==> flow/design.v <==
`default_nettype none
module spm #(parameter size = 32)(
    input wire              clk, 
    input wire              rst,
    input wire              clr,
    input wire              y,
    input wire [size-1:0]   x,
    output wire             p
);
    wire[size-1:1] pp;
    wire[size-1:0] xy;
    genvar i;
    CSADD csa0 (.clk(clk), .rst(rst), .clr(clr), .x(x[0]&y), .y(pp[1]), .sum(p));
    generate 
        for(i=1; i<size-1; i=i+1) begin
            CSADD csa (.clk(clk), .rst(rst), .clr(clr), .x(x[i]&y), .y(pp[i+1]), .sum(pp[i]));
        end 
    endgenerate
    TCMP tcmp (.clk(clk), .rst(rst), .clr(clr), .a(x[size-1]&y), .s(pp[size-1]));
endmodule
module CSADD(
    input wire  clk, 
    input wire  rst,
    input wire  clr,
    input wire  x, 
    input wire  y,
    output reg  sum
);
    reg sc;
    wire hsum1, hco1;
    assign hsum1 = y ^ sc;
    assign hco1 = y & sc;
    wire hsum2, hco2;
    assign hsum2 = x ^ hsum1;
    assign hco2 = x & hsum1;
    always @(posedge clk or posedge rst) begin
        if (rst) begin
            sum <= 1'b0;
            sc <= 1'b0;
        end
        else if (clr) begin
            sum <= 1'b0;
            sc <= 1'b0;
        end
        else begin
            sum <= hsum2;
            sc <= hco1 ^ hco2;
        end
    end
endmodule
module TCMP (
    input wire  clk, 
    input wire  rst,
    input wire  clr,
    input wire  a, 
    output reg  s
);
    reg z;
    always @(posedge clk or posedge rst) begin
        if (rst) begin
            s <= 1'b0;
            z <= 1'b0;
        end
        else if (clr) begin
            s <= 1'b0;
            z <= 1'b0;
        end
        else begin
            z <= a | z;
            s <= a ^ z;
        end
    end
endmodule
`default_nettype none
module mul32 (
    input wire          clk,
    input wire          rst,
    input wire          start,
    input wire  [31:0]  mc,
    input wire  [31:0]  mp,
    output reg  [63:0]  p,
    output wire         done
);
    wire        pw;
    reg [31:0]  Y;
    reg [7:0]   cnt, ncnt;
    reg [1:0]   state, nstate;
    localparam  IDLE=0, RUNNING=1, DONE=2;
    always @(posedge clk or posedge rst)
        if(rst)
            state  <= IDLE;
        else 
            state <= nstate;
    always @*
        case(state)
            IDLE    :   if(start) nstate = RUNNING; else nstate = IDLE;
            RUNNING :   if(cnt == 64) nstate = DONE; else nstate = RUNNING; 
            DONE    :   if(start) nstate = RUNNING; else nstate = DONE;
            default :   nstate = IDLE;
        endcase
    always @(posedge clk)
        cnt <= ncnt;
    always @*
        case(state)
            IDLE    :   ncnt = 0;
            RUNNING :   ncnt = cnt + 1;
            DONE    :   ncnt = 0;
            default :   ncnt = 0;
        endcase
    always @(posedge clk or posedge rst)
        if(rst)
            Y <= 32'b0;
        else if((start == 1'b1)) 
            Y <= mp;
        else if(state==RUNNING) 
            Y <= (Y >> 1);
    always @(posedge clk) 
        if(start)
            p <= 64'b0;
        else if(state==RUNNING)
            p <= {pw, p[63:1]};
    wire y = (state==RUNNING) ? Y[0] : 1'b0;
    spm #(.size(32)) spm32(
        .clk(clk),
        .rst(rst),
        .clr(start),
        .x(mc),
        .y(y),
        .p(pw)
    );
    assign done = (state == DONE);
endmodule
`default_nettype none
module user_proj_mul32 
(
    input wb_clk_i,
    input wb_rst_i,
    input wbs_stb_i,
    input wbs_cyc_i,
    input wbs_we_i,
    input [3:0] wbs_sel_i,
    input [31:0] wbs_dat_i,
    input [31:0] wbs_adr_i,
    output reg wbs_ack_o,
    output reg [31:0] wbs_dat_o,
    output [2:0] irq
);
    reg start;
    wire done;
    wire sys_clk;
    localparam MC_OFF = 8'h00, MP_OFF = 8'h04, P0_OFF = 8'h08, P1_OFF = 8'h0C;
    reg  [31:0]         MP, MC;
    wire [63:0]         P;
    wire                valid           = wbs_stb_i & wbs_cyc_i;
    wire                we              = wbs_we_i && valid;
    wire                re              = ~wbs_we_i && valid;
    wire [3:0]          byte_wr_en      = wbs_sel_i & {4{we}}; 
    wire                we_mp_reg       = we & (wbs_adr_i[7:0] == MP_OFF);
    wire                we_mc_reg       = we & (wbs_adr_i[7:0] == MC_OFF);
    wire                re_mp_reg       = re & (wbs_adr_i[7:0] == MP_OFF);
    wire                re_mc_reg       = re & (wbs_adr_i[7:0] == MC_OFF);
    wire                re_p0_reg       = re & (wbs_adr_i[7:0] == P0_OFF);
    wire                re_p1_reg       = re & (wbs_adr_i[7:0] == P1_OFF);
    assign sys_clk = wb_clk_i;
    always @(posedge sys_clk or posedge wb_rst_i) begin  
        if(wb_rst_i)
            MC <= 32'h0;
        else if(we_mc_reg)  
            MC <= wbs_dat_i;
    end
    always @(posedge sys_clk or posedge wb_rst_i) begin  
        if(wb_rst_i)
            MP <= 32'h0;
        else if(we_mp_reg) 
            MP <= wbs_dat_i;
    end 
    always @(posedge sys_clk or posedge wb_rst_i) begin  
        if(wb_rst_i)
            wbs_ack_o <= 0;
        else
        begin
            if ((we_mc_reg || we_mp_reg || (re_p0_reg && done) || (re_p1_reg && done)))
            begin
                wbs_ack_o <=1;
            end
            else 
                wbs_ack_o <=0; 
        end
    end
    always@(posedge sys_clk or posedge wb_rst_i) begin
        if(wb_rst_i)
            wbs_dat_o <= 32'hDEADBEEF;
        else
        begin
            if (re_p0_reg)
                wbs_dat_o <= P[31:0];
            else if (re_p1_reg)
                 wbs_dat_o <= P[63:32];
            else if (re_mp_reg)
                 wbs_dat_o <= MP;
            else if (re_mc_reg)
                 wbs_dat_o <= MC;
            else
               wbs_dat_o <= 32'hDEADBEEF; 
        end
    end
    always @(posedge sys_clk) 
        start <= (we_mp_reg && wbs_ack_o) ? 1'b1 : 1'b0;
    assign irq = 3'b000;	 
    mul32 mul (
        .clk(wb_clk_i),
        .rst(wb_rst_i),
        .start(start),
        .mc(MC),
        .mp(MP),
        .p(P),
        .done(done)
    );
endmodule
======== Tool chain data of user_proj_mul32 ========
What the tools print for user_proj_mul32, step after step.
Lines are those of the file above, counted from 1.
Operators carry their Yosys type and port widths (W data, S select, Z words).
Cell names lack the library's common part.
A cell with n/a has no value.
set-up
  design top .............................. user_proj_mul32
  clock port .............................. wb_clk_i
  cell library ............................ sky130hd
  timing corner ........................... tt_025C_1v80

======== Word level ========
Counts by Yosys on the flattened word-level netlist (proc, flatten, opt, wreduce; memories kept). Register bits leave out memories and registers merged into their read ports (data or address). Print and check cells are left out. Cells with the same type and inputs are merged into one.
word-level totals
  input bits .............................. 73
  output and inout bits ................... 36
  flip-flop bits (word level) ............. 268
operators by class
  reductions and logical operators ........ 11
  $add $sub $neg .......................... 1
  bitwise logic cells ..................... 197
  eq/ne operators ......................... 6
  mux-type cells .......................... 77
operators with widths
  cell                   count
  $mux W32               6
  $and A1 B1 Y1          101
  $xor A1 B1 Y1          94
  $mux W1                68
  $eq A8 B4 Y1 const B   2
  $add A8 B1 Y8 const B  1
  $eq A8 B3 Y1 const B   1
  $eq A8 B7 Y1 const B   1
  $logic_not A8 Y1       1
  $pmux W2 S3            1
  $logic_and A1 B1 Y1    5
  $mux W2                2
  $logic_or A1 B1 Y1     3
  $eq A2 B1 Y1 const B   1
  $eq A2 B2 Y1 const B   1
  $logic_not A2 Y1       1
  $reduce_bool A2 Y1     1
  $or A1 B1 Y1           1
  $not A1 Y1             1

======== Depth ========
Yosys ltp: most cells in a row. Word level: on the elaborated netlist, between registers, memories and ports. Mapped: between sequential cells and ports; inverters and the memories' decode and read muxes count.
depth
  depth in word-level cells ............... 7
  ABC_AREA ................................ 0
  mapped depth ............................ 6
  mapped depth without buffers ............ 5

======== Synthesis result ========
The flow's flattened synthesis, as Yosys stat reports it; memories are mapped. The netlist is that of the ABC_AREA named above (0 if unset); the other value can give another one.
The area totals of this step are shown rounded.
mapped netlist
  flip-flop cells ......................... 269
  area of sequential cells ................ 6,400 µm²
  standard cells after synthesis .......... 858
  buffers ................................. 60
  mapped area ............................. 11,000 µm²
cell types
  cell type  count  area in all (µm²)
  dfrtp_1    171    4.28E+03
  dfxtp_1    73     1.46E+03
  mux2i_1    95     950.912
  mux4_2     32     720.691
  dfstp_2    25     656.88
  fa_1       31     620.595
  mux2_4     29     435.418
  nor2b_1    64     400.384
  mux2_2     31     349.085
  nor2_1     71     266.506
  and3_1     31     193.936
  o21ai_0    36     180.173
  nand2b_1   25     156.4
  clkbuf_1   37     138.883
  nand2_1    33     123.869
  and2_1     9      56.304
  mux2_1     4      45.043
  buf_1      10     37.536
Other cell types: 22; their cells: 51.
The figures by module come from a second, unflattened synthesis with its own total; it is not the netlist above.
second synthesis, totals
  cells (unflattened synthesis) ........... 884
  area (unflattened synthesis) ............ 12,000 µm²
Each row is one instance without its submodules.
modules
  module           area (µm²)  seq. area (µm²)  times used  cells
  user_proj_mul32  4,400       2,500            1           261
  mul32            4,200       2,300            1           394
  CSADD            86          50               31          6
  spm #(size=32)   260         0.0              1           35
  TCMP             84          50               1           8

======== Path before layout ========
Source: OpenSTA report_checks on the synthesized netlist (no wires, ideal clock, input and output delay 20% of the period each), path of least setup slack; recovery checks are left aside. Register names are those of the netlist, which keeps one name where synthesis merged equal registers.
path post-synthesis
  kind .................................... input -> register
  start ................................... in wbs_adr_i[5]
  end ..................................... reg MP[10]
  data arrival time ....................... 3.647 ns
  external input delay .................... 2.000 ns
  slack ................................... 6.228 ns
  required time ........................... 9.875 ns
  period .................................. 10.0 ns
  path delay .............................. 1.772 ns
  buffers on the path ..................... 2
  stages on the path ...................... 5
  synthesis period reached ................ 3.772 ns
"path delay" = arrival - input delay + setup time.
"stages on the path": output pins that drive a net of the path, with the launching flip-flop's if there is one; two outputs of one cell count as two.
"synthesis period reached" = period - worst setup slack (recovery checks aside). The figure is calculated, with input and output delays left at 20% of the set period.
The rows between start and end are the longest chain of elaborated cells between them; the timing report does not say that the signal goes this way. Where chains are equally long, one stands for them.
Each line given opens the expression or statement behind the cell; cells for indexed reads and writes are added by Yosys, which also makes memories of some case tables.
on the way, post-synthesis
  cells stage by stage .................... or4b_4 > or4_1 > buf_2 > buf_6 > mux2_4
  length of the longest elaborated chain .. 2
RTL lines, path post-synthesis
  item                RTL line  text
  start: declaration  143       input [31:0] wbs_adr_i,
  $eq A8 B3 Y1        158       wire                we_mp_reg       = we & (wbs_adr_i[7:0] == MP_OFF);
  $and A1 B1 Y1       158
  end: assignment     173       MP <= 32'h0;
  end: assignment     175       MP <= wbs_dat_i;
  end: declaration    152       reg  [31:0]         MP, MC;

======== Path in the finished layout ========
From the final timing report of run A: the path of least setup slack in the routed layout; clock arrival at registers is part of the times.
path post-layout
  kind .................................... input -> register
  start ................................... in wbs_adr_i[5]
  end ..................................... reg MP[31]
  required time ........................... 6.11 ns
  period .................................. 5.66 ns
  stages on the path ...................... 5
  data arrival time ....................... 3.89 ns
  external input delay .................... 1.13 ns
  slack ................................... 2.22 ns
  buffers on the path ..................... 2
The rows between start and end are the longest chain of elaborated cells between them; the timing report does not say that the signal goes this way. Where chains are equally long, one stands for them.
on the way, post-layout
  cells stage by stage .................... clkdlybuf4s50_1 > or4b_4 > or4_2 > buf_4 > mux2_1
  length of the longest elaborated chain .. 2
RTL lines, path post-layout
  item                RTL line  text
  start: declaration  143       input [31:0] wbs_adr_i,
  $eq A8 B3 Y1        158       wire                we_mp_reg       = we & (wbs_adr_i[7:0] == MP_OFF);
  $and A1 B1 Y1       158
  end: assignment     173       MP <= 32'h0;
  end: assignment     175       MP <= wbs_dat_i;
  end: declaration    152       reg  [31:0]         MP, MC;

Hand-over note for user_proj_mul32

Flow measurements of user_proj_mul32 on sky130hd: 4 stored runs with different settings, listed in no order. Input and output delays are each 20% of the period that was set; the output load is 0.01 pF.
"clock period reached" = clock period - worst setup slack. The figure is calculated, with input and output delays left at 20% of the set period.
"critical path time" is the time allowed to the run's worst setup path (the clock period less input and output delay, where it has them) less its slack. Clock arrival times count: a late capture clock shortens it, a late launch clock lengthens it.
By "total power after layout" is meant OpenSTA's value without simulated activity: inputs other than the clock are taken to toggle once in ten clock periods, and the tool carries that through the logic.
The measured numbers are rounded.

---- run A ----
settings
  CAP_MARGIN = 35
  CELL_PAD_IN_SITES_DETAIL_PLACEMENT = 2
  CELL_PAD_IN_SITES_GLOBAL_PLACEMENT = 1
  CORE_UTILIZATION = 26
  CTS_CLUSTER_DIAMETER = 35
  GPL_ROUTABILITY_DRIVEN = 0
  GPL_TIMING_DRIVEN = 1
  MIN_ROUTING_LAYER = met2
  PLACE_DENSITY = 0.45
  SLEW_MARGIN = 20
  TNS_END_PERCENT = 15
  period_ns = 5.66
  CORE_MARGIN = 2
results
  utilization after routing ............... 35 %
  standard-cell area after routing ........ 15,000 µm²
  smallest hold slack ..................... 0.47 ns
  mapped cell area after synthesis ........ 11,000 µm²
  critical path time ...................... 2.31 ns
  worst setup path kind ................... input -> register
  setup total negative slack .............. 0.000 ns
  total power after layout ................ 6.0 mW
  clock period reached .................... 3.442 ns
  die outline area ........................ 46,000 µm²
  worst setup slack after layout .......... 2.2 ns

---- run B ----
settings
  CELL_PAD_IN_SITES_DETAIL_PLACEMENT = 2
  CELL_PAD_IN_SITES_GLOBAL_PLACEMENT = 1
  CORE_MARGIN = 3
  CORE_UTILIZATION = 70
  GPL_ROUTABILITY_DRIVEN = 0
  HOLD_SLACK_MARGIN = 0.28
  MAX_ROUTING_LAYER = met5
  MIN_ROUTING_LAYER = met1
  PLACE_DENSITY_LB_ADDON = 0.03
  SETUP_SLACK_MARGIN = 0.15
  SLEW_MARGIN = 0
  period_ns = 3.19
  CAP_MARGIN = 20
results
  not finished: placement ended with error DPL-0033

---- run C ----
settings
  CELL_PAD_IN_SITES_GLOBAL_PLACEMENT = 1
  CORE_UTILIZATION = 26
  CTS_CLUSTER_DIAMETER = 35
  PLACE_DENSITY = 0.45
  period_ns = 6.8
  CAP_MARGIN = 20
  CORE_MARGIN = 2
  SLEW_MARGIN = 20
results
  utilization after routing ............... 35 %
  standard-cell area after routing ........ 15,000 µm²
  smallest hold slack ..................... 0.46 ns
  mapped cell area after synthesis ........ 11,000 µm²
  critical path time ...................... 2.30 ns
  worst setup path kind ................... input -> register
  setup total negative slack .............. 0.000 ns
  total power after layout ................ 5.1 mW
  clock period reached .................... 3.665 ns
  die outline area ........................ 46,000 µm²
  worst setup slack after layout .......... 3.1 ns

---- run D ----
settings
  CAP_MARGIN = 40
  CORE_UTILIZATION = 22
  CTS_CLUSTER_DIAMETER = 358
  GPL_TIMING_DRIVEN = 0
  MIN_ROUTING_LAYER = met2
  PLACE_DENSITY = 0.59
  SLEW_MARGIN = 35
  period_ns = 10.0
  CORE_MARGIN = 2
results
  utilization after routing ............... 27 %
  standard-cell area after routing ........ 14,000 µm²
  smallest hold slack ..................... 0.48 ns
  mapped cell area after synthesis ........ 11,000 µm²
  critical path time ...................... 2.06 ns
  worst setup path kind ................... input -> register
  setup total negative slack .............. 0.000 ns
  total power after layout ................ 2.1 mW
  clock period reached .................... 4.060 ns
  die outline area ........................ 54,000 µm²
  worst setup slack after layout .......... 5.9 ns

End of note.
